==> flow/design.v <==
`timescale 1ns / 1ps
module Contador_Comparador(
	input	clk, rst,
	input enable,
	output reg iguales	
	);
reg [25:0] CuentaCada20ns;
always @ (posedge rst or posedge clk) 
	begin
	  if (rst) CuentaCada20ns <= 0;  
	  else if (iguales) CuentaCada20ns <= 0;
			else if (enable) CuentaCada20ns <= CuentaCada20ns +1;
			else CuentaCada20ns <= CuentaCada20ns;
	end
always @(CuentaCada20ns)
	begin
		if (CuentaCada20ns == 5_000) 
			iguales = 'b1; 
		else iguales = 0;
end
endmodule
`timescale 1ns / 1ps
module Debouncer(
    input Clock,
    input Reset,
    input Switch,
    output reg One_Shot,
	 output reg Sw_Clean
    );
	 parameter [2:0] Ini  = 'b000;
	 parameter [2:0] Shot = 'b001;
	 parameter [2:0] Off1 = 'b011;
	 parameter [2:0] Sw_1 = 'b010;
	 parameter [2:0] Off2 = 'b110;
	 wire Delay_End;
	 reg [2:0] Status;
	 always @ (posedge Reset, posedge Clock)
		begin
			if (Reset)
				Status <= Ini;
			else
				case (Status)
					Ini: if (Switch)
						Status <= Shot;
					else
						Status <= Ini; 
					Shot: Status <= Off1;
					Off1: if (Delay_End)
						Status <= Sw_1;
					else
						Status <= Off1;
					Sw_1: if (~Switch)
						Status <= Off2;
					else
						Status <= Sw_1;
					Off2: if (Delay_End)
						Status <= Ini;
					else
						Status <= Off2;
					default: Status <= Ini;
				endcase
		end
	always @ (Status)
		begin
			case (Status)
				Ini:  begin One_Shot = 'b0; Sw_Clean = 'b0; end
				Shot: begin One_Shot = 'b1; Sw_Clean = 'b0; end
				Off1: begin One_Shot = 'b0; Sw_Clean = 'b1; end
				Sw_1: begin One_Shot = 'b0; Sw_Clean = 'b0; end
				Off2: begin One_Shot = 'b0; Sw_Clean = 'b1; end
				default: begin One_Shot = 'b0; Sw_Clean = 'b0; end
			endcase
		end
	Contador_Comparador CC(.clk(Clock), .rst(Reset), .enable(Switch), .iguales(Delay_End));
endmodule
`timescale 1ns / 1ps
module MaquinaEstados(
	input A,
	input B,
	input clk,
	input reset,
	output reg inc,
	output reg dec
);
parameter espera = 'b0000;
parameter a_0    = 'b0001; 
parameter a_1    = 'b0010; 
parameter b_0    = 'b0011; 
parameter b_1    = 'b0100; 
reg [2:0] estado;
always @ (posedge clk, posedge reset)
begin
	if(reset)
		estado <= 0;
	else
	begin
		case(estado)
		espera:
		begin
			if(A == 1 && B == 0) estado <= a_0;
			else if(B == 1 && A == 0) estado <= b_0;
		end
		a_0:
		begin
			if(B)	estado <= a_1;
		end
		b_0:
		begin
			if(A) estado <= b_1;
		end
		a_1:
		begin
			estado <= espera;
		end
		b_1:
		begin
			estado <= espera;
		end
		default:	estado <= espera;
		endcase
	end
end
always @ (estado)
begin
	case(estado)
	espera:
	begin
		inc = 0;
		dec = 0;
	end
	a_0:
	begin
		inc = 0;
		dec = 0;
	end
	b_0:
	begin
		inc = 0;
		dec = 0;
	end
	a_1:
	begin
		inc = 1;
		dec = 0;
	end
	b_1:
	begin
		inc = 0;
		dec = 1;
	end
	default:
	begin
		inc = 0;
		dec = 0;
	end
	endcase
end
endmodule
`timescale 1ns / 1ps
module SumadorRotary #(parameter [11:0] resetValue = 12'd0)(
	input clk,
	input reset,
	input inc,
	input dec,
	output reg [15:0] result
    );
parameter increase = 15;
	always @ (posedge reset or posedge clk)
		begin
		if(reset) result <= resetValue;
		else if(inc)
		begin
			result <= result+increase;
		end
		else if(dec)
		begin
				result <= result-increase;
		end
		end
endmodule
`timescale 1ns / 1ps
module RotaryEncoders #(parameter [11:0] resetValue = 12'd0)(
	input clk,
	input reset,
	input LeftA,
	input LeftB,
	input RightA,
	input RightB,
	output [15:0] result,
	output [15:0] result2,
	output moved		 
    );
	 wire LeftA_shot;
	 wire LeftB_shot;
	 wire RightA_shot;
	 wire RightB_shot;
	 wire increase;
	 wire decrease;
	 wire [15:0] res;
	 wire increase2;
	 wire decrease2;
	 wire [15:0] res2;
	 Debouncer deb1(.Clock(clk), .Reset(reset), .Switch(LeftA), .Sw_Clean(LeftA_shot));
	 Debouncer deb2(.Clock(clk), .Reset(reset), .Switch(LeftB), .Sw_Clean(LeftB_shot));
	 MaquinaEstados maquina1(.A(LeftA_shot), .B(LeftB_shot), .clk(clk), .reset(reset), .inc(increase), .dec(decrease));
	 SumadorRotary #(resetValue) sumador(.clk(clk), .reset(reset), .inc(increase), .dec(decrease), .result(res));
	 Debouncer deb4(.Clock(clk), .Reset(reset), .Switch(RightA), .Sw_Clean(RightA_shot));
	 Debouncer deb3(.Clock(clk), .Reset(reset), .Switch(RightB), .Sw_Clean(RightB_shot));
	 MaquinaEstados maquina2(.A(RightA_shot), .B(RightB_shot), .clk(clk), .reset(reset), .inc(increase2), .dec(decrease2));
	 SumadorRotary #(resetValue) sumador2(.clk(clk), .reset(reset), .inc(increase2), .dec(decrease2), .result(res2));
	 assign result = res;
	 assign result2 = res2;
	 assign moved = increase | decrease | increase2 | decrease2;
endmodule
`timescale 1ns / 1ps
module clockdiv(
	input wire clk,		 
	input wire clr,		 
	output wire dclk,		 
	output wire segclk	 
	);
reg [16:0] q;
always @(posedge clk or posedge clr)
begin
	if (clr == 1)
		q <= 0;
	else
		q <= q + 1;
end
assign segclk = q[16];
assign dclk = q[0];
endmodule
`timescale 1ns / 1ps
module vga640x480(
	input wire clk,			      
	input wire pix_en,		      
	input wire moved,		      
	input wire clr,	           
	input [15:0] posx,
	input [15:0] posy,
	input [15:0] posx2,
	input [15:0] posy2,
	output wire hsync,		  
	output wire vsync,		 
	output reg[2:0] red,	      
	output reg[2:0] green,    
	output reg[1:0] blue,	    
	output [3:0] score1,
	output [3:0] score2
	);
parameter cursor_width  = 20;
parameter cursor_height = 20;
parameter ball_size = 10;
reg [15:0] ball_x;
reg [15:0] ball_y;
localparam [6:0] cursor_size_player1 = 20;
localparam [6:0] cursor_size_player2 = 20;
reg [3:0] player1_score;
reg [3:0] player2_score;
reg [7:0] player1_color;
reg [7:0] player2_color;
parameter hpixels  = 800;        
parameter vlines   = 521;       
parameter hpulse   = 96; 	    
parameter vpulse   = 2; 	   
parameter hbp      = 144; 	  
parameter hfp      = 784; 	 
parameter vbp      = 31;   
parameter vfp      = 511; 
reg [9:0] hc;
reg [9:0] vc;
always @(posedge clk or posedge clr)
begin
	if (clr == 1)
	begin
		hc <= 0;
		vc <= 0;
	end
	else if (pix_en)
	begin
		if (hc < hpixels - 1)
			hc <= hc + 1;
		else
		begin
			hc <= 0;
			if (vc < vlines - 1)
				vc <= vc + 1;
			else
				vc <= 0;
		end
	end
end
assign hsync = (hc < hpulse) ? 0:1;
assign vsync = (vc < vpulse) ? 0:1;
reg printH_player1;
reg printV_player1;
reg printH_ball;
reg printV_ball;
reg printH_player2;
reg printV_player2;
always @*
begin
	printV_player1 = (vc > vbp + posy && vc < vbp + posy + cursor_size_player1);
	printV_player2 = (vc > vbp + posy2 && vc < vbp + posy2 + cursor_size_player2);
	printV_ball    = (vc > vbp + ball_y && vc < vbp + ball_y + ball_size);
end
always @*
begin
	printH_player1 = (hc > hbp + posx && hc < hbp + posx + cursor_size_player1);
	printH_player2 = (hc > hbp + posx2 && hc < hbp + posx2 + cursor_size_player2);
	printH_ball    = (hc > hbp + ball_x && hc < hbp + ball_x + ball_size);
end
always @ (printH_player1, printV_player1, printH_player2, printV_player2, printH_ball, printV_ball, player1_color, player2_color)
begin
	if(printH_player1 && printV_player1 && printH_ball && printV_ball && printH_player2 && printV_player2)
	begin
		red = 3'b101;
		green = 3'b110;
		blue = 2'b01;
	end
	else if(printH_player1 && printV_player1)
	begin
		red = player1_color[7:5];
		green = player1_color[4:2];
		blue = player1_color[1:0];
	end
	else if(printH_player2 && printV_player2)
	begin
		red = player2_color[7:5];
		green = player2_color[4:2];
		blue = player2_color[1:0];
	end
	else if(printH_ball && printV_ball)
	begin
		red = 3'b001;
		green = 3'b111;
		blue = 2'b01;
	end
	else
	begin
		red = 3'b000;
		green = 3'b000;
		blue = 2'b00;
	end
end
reg [8:0] random;
always @(posedge clk or posedge clr)
begin
	if (clr == 1)
		random <= 0;
	else if (pix_en)
	begin
		if (random == 400)
			random <= 0;
		else
			random <= random + 1'b1;
	end
end
reg moved_q;
always @(posedge clk or posedge clr)
begin
	if (clr == 1)
	begin
		moved_q <= 0;
		ball_x <= 300;
		ball_y <= 300;
		player1_score <= 0;
		player2_score <= 0;
		player1_color <= 8'b11100110;
		player2_color <= 8'b00101011;
	end
	else
	begin
		moved_q <= moved;
		if (moved_q)
		begin
			if((ball_x >= posx && ball_x <= posx + cursor_size_player1) && (ball_y >= posy && ball_y <= posy + cursor_size_player1))
			begin
				ball_x <= random[8:0] ;
				ball_y <= random[8:0] ;
				player1_score <= player1_score + 1;
				player1_color <= player1_color+1;
			end
			else if((ball_x >= posx2 && ball_x <= posx2 + cursor_size_player2) && (ball_y >= posy2 && ball_y <= posy2 + cursor_size_player2))
			begin
				ball_x <= random[8:0] ;
				ball_y <= random[8:0] ;
				player2_score <= player2_score + 1;
				player2_color <= player2_color+1;
			end
		end
	end
end
assign score1 = player1_score;
assign score2 = player2_score;
endmodule
`timescale 1ns / 1ps
module nCounter #(parameter integer limit=2, parameter busSize = 4)(
    input clk, enable, rst,
    output reg [busSize-1:0] count,
	 output reg overflow
    );
	 always @ (posedge rst, posedge clk)
	 begin
		if(rst)
		begin
			count<='b0;
			overflow <= 0;
		end
		else
		begin
		overflow <= 0;
		if(count == limit)  
			begin
				count<='b0;
				overflow <= 1;
			end
		else if(enable)
			count<=count+'b1;
		end
	 end
endmodule
`timescale 1ns / 1ps
module Timer #(parameter busSize = 26, parameter binTime = 50_000_000)(
    input clk, enable, rst,
    output reg toggle
    );
	 reg [busSize-1:0] localCount;
	 reg [busSize-1:0] limit;
	always @ (posedge rst, posedge clk) 
	begin
		if (rst) begin localCount <= 0; limit <= binTime; end
		else if (toggle) localCount <= 0;
		else if (enable) localCount <= localCount +1;
	end
	always @ (limit, localCount) 
	begin
		if (localCount == limit) toggle = 'b1; 
		else toggle = 'b0;
	end
endmodule
`timescale 1ns / 1ps
module Mux4_4(
    input [3:0] numA,
	 input [3:0] numB,
	 input [3:0] numC,
	 input [3:0] numD,
    input [1:0] sw,
    output [3:0] out
    );
	 assign out = (sw[0] == 1) ? (sw[1] == 1 ? numD : numB) : (sw[1] == 1 ? numC : numA);
endmodule
`timescale 1ns / 1ps
module bin_to_hex(
    input w,
    input x,
    input y,
    input z,
    output [6:0] num
    );
		assign num[6]= (~w&~x&~y&z)| (~w&x&~y&~z)| (w&x&~y&z)| (w&~x&y&z);
		assign num[5]= (w&x&y&z)| (w&x&y&~z)| (w&x&~y&~z)| (w&~x&y&z)|(~w&x&y&~z)|(~w&x&~y&z);
		assign num[4]= (~w&~x&y&~z)| (w&x&~y&~z)| (w&x&y);
		assign num[3]= (x&y&z)| (~x&~y&z)| (w&~x&y&~z)| (~w&x&~y&~z);
		assign num[2]= (~w&z)| (~x&~y&z)| (~w&x&~y);
		assign num[1] = (~w&~x&~y&z)| (~w&~x&y&z)| (~w&~x&y&~z)| (~w&x&y&z)| (w&x&~y&z);
		assign num[0]= (~w&~x&~y)| (~w&x&y&z)| (w&x&~y&~z);
endmodule
`timescale 1ns / 1ps
module Display(
	 input clk,
	 input rst,
	 input [3:0]A, 
	 input [3:0]B, 
	 input [3:0]C, 
	 input [3:0]D,
    output [6:0] numOut,
    output [3:0] transistor
    );
	 wire tggl;
	 wire [1:0] switcher;
	 wire [3:0] currentNumber;
	 Timer #(22, 250_000) dispTimer(.clk(clk), .enable(1'b1), .rst(rst), .toggle(tggl));  
	 nCounter #(4, 2) switch(.clk(clk),.count(switcher), .enable(tggl), .rst(rst), .overflow());  
	 Mux4_4 numbers(.sw(switcher), .numA(D), .numB(C), .numC(B), .numD(A), .out(currentNumber));
	 Mux4_4 oneCold(.sw(switcher), .numA(4'b0111), .numB(4'b1011), .numC(4'b1101), .numD(4'b1110), .out(transistor));
	 bin_to_hex converter(.w(currentNumber[3]),.x(currentNumber[2]),.y(currentNumber[1]),.z(currentNumber[0]), .num(numOut));	 
endmodule
`timescale 1ns / 1ps
module SuperBallPickupMasterRotaryChampionDeluxe5(
	input LeftA,
	input LeftB,
	input RightA,
	input RightB,
	input LeftA2,
	input LeftB2,
	input RightA2,
	input RightB2,
	input wire clk,			 
	input wire reset,			 
	output wire [6:0] seg,	 
	output wire [3:0] an,	 
	output wire dp,			 
	output wire [2:0] red,	 
	output wire [2:0] green, 
	output wire [1:0] blue,	 
	output wire hsync,		 
	output wire vsync,			 
	output resetOut
	);
wire segclk;
wire dclk;
assign dp = 1;
wire [15:0] posx;
wire [15:0] posy;
wire [15:0] posx2;
wire [15:0] posy2;
wire moved1;
wire moved2;
RotaryEncoders #(12'd100) rot(.clk(clk),.reset(reset), .LeftA(LeftA),.LeftB(LeftB),.RightA(RightA),.RightB(RightB),.result(posx),.result2(posy),.moved(moved1));
RotaryEncoders #(12'd400) rot2(.clk(clk),.reset(reset), .LeftA(LeftA2),.LeftB(LeftB2),.RightA(RightA2),.RightB(RightB2),.result(posx2),.result2(posy2),.moved(moved2));
clockdiv U1(.clk(clk),.clr(reset),.segclk(segclk),.dclk(dclk));
wire [3:0] score1;
wire [3:0] score2;
vga640x480 U3(.clk(clk),.pix_en(~dclk),.moved(moved1 | moved2),.clr(reset),.hsync(hsync),.vsync(vsync), .posx(posx), .posy(posy),  .posx2(posx2), .posy2(posy2), .red(red),.green(green),.blue(blue),.score1(score1),.score2(score2));
Display outputDisp(.clk(clk),.rst(reset),.A(4'b0001),.B(score1),.C(4'b0010),.D(score2),.numOut(seg),.transistor(an));
assign resetOut = reset;
endmodule
Tool chain data of SuperBallPickupMasterRotaryChampionDeluxe5
Tool output for the design above, in the order of the flow.
Line numbers count from 1 in the design file above.
Operators: Yosys type, input widths -> output width; for muxes data width and select width s.
Library cell names are shortened.
{"block": "setup", "design": "SuperBallPickupMasterRotaryChampionDeluxe5", "clock": "clk", "lib": "sky130hd", "corner": "tt_025C_1v80"}

Word-level counts
Yosys after proc, flatten, opt, wreduce and memory -nomap, before mapping. Memory bits, and registers merged into a memory's read port (data or address), are not among the register bits. Print and check cells are not counted.
{"block": "word_totals", "regBits": 419, "input_bits": 10, "out_inout_bits": 23, "word_cells": 447}
{"block": "op_classes", "add_sub_neg": 42, "compare": 24, "eq_ne": 70, "muxes": 135, "logic": 72, "reduce_and_logical": 68}
{"block": "ops", "operator": "$mux 26", "n": 16}
{"block": "ops", "operator": "$add 26x1->26 const B", "n": 8}
{"block": "ops", "operator": "$eq 26x13->1 const B", "n": 8}
{"block": "ops", "operator": "$gt 10x32->1", "n": 6}
{"block": "ops", "operator": "$lt 10x32->1", "n": 6}
{"block": "ops", "operator": "$mux 16", "n": 10}
{"block": "ops", "operator": "$add 32x5->32 const B", "n": 4}
{"block": "ops", "operator": "$mux 3", "n": 40}
{"block": "ops", "operator": "$pmux 3 s5", "n": 8}
{"block": "ops", "operator": "$eq 3x2->1 const B", "n": 24}
{"block": "ops", "operator": "$ge 16x16->1", "n": 4}
{"block": "ops", "operator": "$le 16x16->1", "n": 4}
{"block": "ops", "operator": "$add 16x4->16 const B", "n": 4}
{"block": "ops", "operator": "$sub 16x4->16 const B", "n": 4}
{"block": "ops", "operator": "$add 16x5->16 const B", "n": 4}
{"block": "ops", "operator": "$add 32x4->32 const B", "n": 2}
{"block": "ops", "operator": "$add 5x16->17 const A", "n": 3}
{"block": "ops", "operator": "$add 8x16->17 const A", "n": 3}
{"block": "ops", "operator": "$mux 1", "n": 45}
{"block": "ops", "operator": "$eq 3x1->1 const B", "n": 12}
{"block": "ops", "operator": "$eq 3x3->1 const B", "n": 12}
{"block": "ops", "operator": "$logic_not 3->1", "n": 12}
{"block": "ops", "operator": "$pmux 3 s3", "n": 4}
{"block": "ops", "operator": "$and 1x1->1", "n": 29}
{"block": "ops", "operator": "$or 1x1->1", "n": 28}
{"block": "ops", "operator": "$logic_and 1x1->1", "n": 27}
{"block": "ops", "operator": "$reduce_bool 2->1", "n": 13}
{"block": "ops", "operator": "$add 22x1->22 const B", "n": 1}
Other operator kinds: 22; their cells: 70.

Logic depth
Yosys ltp: most cells in a row. Word level: on the elaborated netlist, between registers, memories and ports. Mapped: between sequential cells and ports; inverters and the memories' decode and read muxes count.
{"block": "logic_depth", "word_depth": 10, "abc_area": 0, "depth_mapped": 19}

Synthesis result
The flow's flattened synthesis, as Yosys stat reports it; memories are mapped. The netlist is that of the ABC_AREA named above (0 if unset); the other value can give another one.
The area totals of this step are shown rounded.
{"block": "synth_totals", "stdcells": 3086, "synth_area_mm2": 0.0285, "seqArea_mm2": 0.0106, "ff_cells": 420, "buf_cells": 78}
{"block": "types", "cell_type": "dfrtp_1", "n": 383, "type_area_um2": 9.58E+03}
{"block": "types", "cell_type": "ha_1", "n": 296, "type_area_um2": 3.7E+03}
{"block": "types", "cell_type": "xnor2_1", "n": 264, "type_area_um2": 2.31E+03}
{"block": "types", "cell_type": "xor2_1", "n": 148, "type_area_um2": 1.3E+03}
{"block": "types", "cell_type": "nand2_1", "n": 260, "type_area_um2": 975.936}
{"block": "types", "cell_type": "dfstp_2", "n": 37, "type_area_um2": 972.182}
{"block": "types", "cell_type": "nor2_1", "n": 247, "type_area_um2": 927.139}
{"block": "types", "cell_type": "o21ai_0", "n": 149, "type_area_um2": 745.715}
{"block": "types", "cell_type": "inv_1", "n": 179, "type_area_um2": 671.894}
{"block": "types", "cell_type": "nand3_1", "n": 134, "type_area_um2": 670.643}
{"block": "types", "cell_type": "nand4_1", "n": 99, "type_area_um2": 619.344}
{"block": "types", "cell_type": "a21oi_1", "n": 119, "type_area_um2": 595.571}
{"block": "types", "cell_type": "and3_1", "n": 77, "type_area_um2": 481.712}
{"block": "types", "cell_type": "a21o_1", "n": 46, "type_area_um2": 345.331}
{"block": "types", "cell_type": "nor4_1", "n": 54, "type_area_um2": 337.824}
{"block": "types", "cell_type": "nor3_1", "n": 66, "type_area_um2": 330.317}
{"block": "types", "cell_type": "clkbuf_1", "n": 71, "type_area_um2": 266.506}
{"block": "types", "cell_type": "nor2b_1", "n": 37, "type_area_um2": 231.472}
Not listed: further types 72, cells in them 420.
By module: a second synthesis without flattening, with its own total; a netlist apart from the flattened one above.
{"block": "hier_totals", "hier_cells": 3295, "area_unflattened_mm2": 0.0316}
Each row is one instance without its submodules.
{"block": "modules", "mod": "vga640x480", "instances": 1, "n_cells": 1320, "area_mm2": 0.0108}
{"block": "modules", "mod": "Contador_Comparador", "instances": 8, "n_cells": 122, "area_mm2": 0.00135}
{"block": "modules", "mod": "SumadorRotary (resetValue=100)", "instances": 2, "n_cells": 147, "area_mm2": 0.00132}
{"block": "modules", "mod": "SumadorRotary (resetValue=400)", "instances": 2, "n_cells": 147, "area_mm2": 0.00132}
{"block": "modules", "mod": "Debouncer", "instances": 8, "n_cells": 14, "area_mm2": 0.000185}
{"block": "modules", "mod": "Timer", "instances": 1, "n_cells": 108, "area_mm2": 0.00112}
{"block": "modules", "mod": "MaquinaEstados", "instances": 4, "n_cells": 17, "area_mm2": 0.000203}
{"block": "modules", "mod": "clockdiv", "instances": 1, "n_cells": 63, "area_mm2": 0.000764}
{"block": "modules", "mod": "bin_to_hex", "instances": 1, "n_cells": 34, "area_mm2": 0.000235}
{"block": "modules", "mod": "Mux4_4", "instances": 2, "n_cells": 4, "area_mm2": 0.000105}
{"block": "modules", "mod": "nCounter", "instances": 1, "n_cells": 8, "area_mm2": 0.0000863}
{"block": "modules", "mod": "SuperBallPickupMasterRotaryChampionDeluxe5", "instances": 1, "n_cells": 6, "area_mm2": 0.0000325}
{"block": "modules", "mod": "RotaryEncoders (resetValue=100)", "instances": 1, "n_cells": 1, "area_mm2": 0.0000075}
{"block": "modules", "mod": "RotaryEncoders (resetValue=400)", "instances": 1, "n_cells": 1, "area_mm2": 0.0000075}
{"block": "modules", "mod": "Display", "instances": 1, "n_cells": 2, "area_mm2": 0.0000075}

Path before layout
Source: OpenSTA report_checks on the synthesized netlist (no wires, ideal clock, input and output delay 20% of the period each), path of least setup slack; recovery checks are left aside. Register names are those of the netlist, which keeps one name where synthesis merged equal registers.
{"block": "synth_path", "path_kind": "in2out", "startpoint": "in reset", "endpoint": "out resetOut", "tclk_ps": 20000, "in_delay_ps": 4000, "arrival_time_ps": 4119, "required_ps": 16000, "path_slack_ps": 11881, "delay_ps": 119, "driving_pins": 1, "synth_period_reached_ps": 8119}
"delay_ps" is the arrival time less input delay plus setup time.
At an output port there is no setup time.
"driving_pins": output pins that drive a net of the path, with the launching flip-flop's if there is one; two outputs of one cell count as two.
"synth_period_reached_ps" is the clock period less the worst setup slack; recovery checks do not enter. This is arithmetic on one report: input and output delays are still those of the set period (20% each).
{"block": "synth_via", "path_cell_list": "buf_4", "elab_chain_len": 0, "cone_cells": 0, "cone_lines": 0}
{"block": "synth_rtl", "item": "start: declaration", "line_no": 500, "source": "input wire reset,"}
{"block": "synth_rtl", "item": "end: declaration", "line_no": 509, "source": "output resetOut"}

Worst path after layout
From the final timing report of job 1: the path of least setup slack in the routed layout; clock arrival at registers is part of the times.
The report prints the path's times to 10 ps; the period is as set.
{"block": "layout_path", "path_kind": "reg2out", "startpoint": "reg rot.sumador2.result[1]", "endpoint": "out green[2]", "tclk_ps": 5730, "arrival_time_ps": 4590, "required_ps": 4580, "path_slack_ps": -10, "driving_pins": 19}
The rows between start and end are the longest chain of elaborated cells between them; the timing report does not say that the signal goes this way. Where chains are equally long, one stands for them.
A line is the first line of the expression or statement that the cell stems from. Yosys adds cells for indexed reads and writes and turns some case tables into memories.
At most two assigning lines are given for a register; there are more.
{"block": "layout_via", "path_cell_list": "dfrtp_2 > buf_4 > or4_4 > and2_4 > inv_1 > ha_2 > xnor2_2 > ha_1 > or3_1 > o21ai_1 > a21oi_2 > a31oi_1 > o21ai_1 > o211ai_1 > nand3_2 > buf_12 > mux2_2 > a221o_1 > buf_6", "elab_chain_len": 10, "cone_cells": 12, "classes_between": "add/sub: 2; compare: 2; mux: 2; reduce/logical: 6"}
{"block": "layout_rtl", "item": "start: declaration", "line_no": 165, "source": "output reg [15:0] result"}
{"block": "layout_rtl", "item": "start: assignment", "line_no": 170, "source": "if(reset) result <= resetValue;"}
{"block": "layout_rtl", "item": "start: assignment", "line_no": 173, "source": "result <= result+increase;"}
{"block": "layout_rtl", "item": "$add 5x16->17", "line_no": 303, "source": "printV_player1 = (vc > vbp + posy && vc < vbp + posy + cursor_size_player1);"}
{"block": "layout_rtl", "item": "$add 32x5->32", "line_no": 303}
{"block": "layout_rtl", "item": "$lt 10x32->1", "line_no": 303}
{"block": "layout_rtl", "item": "$logic_and 1x1->1", "line_no": 303}
{"block": "layout_rtl", "item": "$logic_and 1x1->1 x5", "line_no": 315, "source": "if(printH_player1 && printV_player1 && printH_ball && printV_ball && printH_player2 && printV_player2)"}
{"block": "layout_rtl", "item": "$mux 3", "line_no": 315}
{"block": "layout_rtl", "item": "end: declaration", "line_no": 505, "source": "output wire [2:0] green,"}

Appendix: measured runs

SuperBallPickupMasterRotaryChampionDeluxe5 through Yosys and OpenROAD on sky130hd: 4 stored runs, unordered, with their settings and measured results. The constraints put input and output delay at 20% of the set period each and load the outputs with 0.01 pF.
"period_less_ws_ps" means the clock period less the worst setup slack. The figure is calculated, with input and output delays left at 20% of the set period.
By "power_total_w" is meant OpenSTA's value without simulated activity: inputs other than the clock are taken to toggle once in ten clock periods, and the tool carries that through the logic.
Results are given in rounded form.

Job 1
==> flow/run.sh <==
#!/bin/bash
# the make line also repeats the synthesis and layout settings of config.mk as NAME=value (left out here)
make -C /OpenROAD-flow-scripts/flow DESIGN_CONFIG=/design/flow/config.mk WORK_HOME=/design/flow/orfs CLKGATE_MAP_FILE= finish
==> flow/config.mk <==
export PLATFORM = sky130hd
export DESIGN_NAME = SuperBallPickupMasterRotaryChampionDeluxe5
export DESIGN_NICKNAME = SuperBallPickupMasterRotaryChampionDeluxe5
export VERILOG_FILES = /design/flow/design.v
export SDC_FILE = /design/flow/constraint.sdc
export NUM_CORES = 4
export LEC_CHECK = 0
export ABC_AREA = 0
export CAP_MARGIN = 20
export CORE_ASPECT_RATIO = 1.78
export CORE_MARGIN = 2
export CORE_UTILIZATION = 40
export CTS_CLUSTER_DIAMETER = 88
export GPL_TIMING_DRIVEN = 0
export MAX_ROUTING_LAYER = met4
export MIN_ROUTING_LAYER = met1
export SLEW_MARGIN = 10
==> flow/constraint.sdc <==
create_clock -name core_clock -period 5.73 [get_ports {clk}]
set_input_delay 1.1460 -clock core_clock [delete_from_list [all_inputs] [get_ports {clk}]]
set_output_delay 1.1460 -clock core_clock [all_outputs]
set_load 0.01 [all_outputs]

==> results of job 1, as JSON <==
{
  "layout_utilization_pct": 46.5,
  "worstSetupSlack_ps": -6,
  "design.die.area_mm2": 0.0736,
  "hold_ws_ps": 421,
  "yosys_chip_area_mm2": 0.0285,
  "period_less_ws_ps": 5736,
  "power_total_w": 0.00671
}

Job 2
==> flow/run.sh <==
#!/bin/bash
# the make line also repeats the synthesis and layout settings of config.mk as NAME=value (left out here)
make -C /OpenROAD-flow-scripts/flow DESIGN_CONFIG=/design/flow/config.mk WORK_HOME=/design/flow/orfs CLKGATE_MAP_FILE= finish
==> flow/config.mk <==
export PLATFORM = sky130hd
export DESIGN_NAME = SuperBallPickupMasterRotaryChampionDeluxe5
export DESIGN_NICKNAME = SuperBallPickupMasterRotaryChampionDeluxe5
export VERILOG_FILES = /design/flow/design.v
export SDC_FILE = /design/flow/constraint.sdc
export NUM_CORES = 4
export LEC_CHECK = 0
export CAP_MARGIN = 20
export CORE_MARGIN = 2
export CORE_UTILIZATION = 40
export MAX_ROUTING_LAYER = met4
export MIN_ROUTING_LAYER = met2
export PLACE_DENSITY_LB_ADDON = 0.05
export SLEW_MARGIN = 20
==> flow/constraint.sdc <==
create_clock -name core_clock -period 20.0 [get_ports {clk}]
set_input_delay 4.0000 -clock core_clock [delete_from_list [all_inputs] [get_ports {clk}]]
set_output_delay 4.0000 -clock core_clock [all_outputs]
set_load 0.01 [all_outputs]

==> results of job 2, as JSON <==
{
  "layout_utilization_pct": 44.8,
  "worstSetupSlack_ps": 9980,
  "design.die.area_mm2": 0.0735,
  "hold_ws_ps": 436,
  "yosys_chip_area_mm2": 0.0285,
  "period_less_ws_ps": 10016,
  "power_total_w": 0.00208
}

Job 3
==> flow/run.sh <==
#!/bin/bash
# the make line also repeats the synthesis and layout settings of config.mk as NAME=value (left out here)
make -C /OpenROAD-flow-scripts/flow DESIGN_CONFIG=/design/flow/config.mk WORK_HOME=/design/flow/orfs CLKGATE_MAP_FILE= finish
==> flow/config.mk <==
export PLATFORM = sky130hd
export DESIGN_NAME = SuperBallPickupMasterRotaryChampionDeluxe5
export DESIGN_NICKNAME = SuperBallPickupMasterRotaryChampionDeluxe5
export VERILOG_FILES = /design/flow/design.v
export SDC_FILE = /design/flow/constraint.sdc
export NUM_CORES = 4
export LEC_CHECK = 0
export CAP_MARGIN = 20
export CORE_MARGIN = 2
export CORE_UTILIZATION = 40
export SETUP_SLACK_MARGIN = 0.77
export SLEW_MARGIN = 20
==> flow/constraint.sdc <==
create_clock -name core_clock -period 10.1 [get_ports {clk}]
set_input_delay 2.0200 -clock core_clock [delete_from_list [all_inputs] [get_ports {clk}]]
set_output_delay 2.0200 -clock core_clock [all_outputs]
set_load 0.01 [all_outputs]

==> results of job 3, as JSON <==
{
  "layout_utilization_pct": 45.0,
  "worstSetupSlack_ps": 2300,
  "design.die.area_mm2": 0.0735,
  "hold_ws_ps": 426,
  "yosys_chip_area_mm2": 0.0285,
  "period_less_ws_ps": 7799,
  "power_total_w": 0.00413
}

Job 4
==> flow/run.sh <==
#!/bin/bash
# the make line also repeats the synthesis and layout settings of config.mk as NAME=value (left out here)
make -C /OpenROAD-flow-scripts/flow DESIGN_CONFIG=/design/flow/config.mk WORK_HOME=/design/flow/orfs CLKGATE_MAP_FILE= finish
==> flow/config.mk <==
export PLATFORM = sky130hd
export DESIGN_NAME = SuperBallPickupMasterRotaryChampionDeluxe5
export DESIGN_NICKNAME = SuperBallPickupMasterRotaryChampionDeluxe5
export VERILOG_FILES = /design/flow/design.v
export SDC_FILE = /design/flow/constraint.sdc
export NUM_CORES = 4
export LEC_CHECK = 0
export ABC_AREA = 0
export CAP_MARGIN = 20
export CORE_ASPECT_RATIO = 0.55
export CORE_MARGIN = 2
export CORE_UTILIZATION = 40
export CTS_CLUSTER_DIAMETER = 24
export GPL_TIMING_DRIVEN = 0
export HOLD_SLACK_MARGIN = 0.28
export MAX_ROUTING_LAYER = met4
export MIN_ROUTING_LAYER = met1
export SETUP_SLACK_MARGIN = 0.46
export SLEW_MARGIN = 30
==> flow/constraint.sdc <==
create_clock -name core_clock -period 5.73 [get_ports {clk}]
set_input_delay 1.1460 -clock core_clock [delete_from_list [all_inputs] [get_ports {clk}]]
set_output_delay 1.1460 -clock core_clock [all_outputs]
set_load 0.01 [all_outputs]

==> results of job 4, as JSON <==
{
  "layout_utilization_pct": 50.4,
  "worstSetupSlack_ps": -234,
  "design.die.area_mm2": 0.0736,
  "hold_ws_ps": 425,
  "yosys_chip_area_mm2": 0.0285,
  "period_less_ws_ps": 5964,
  "power_total_w": 0.00995
}
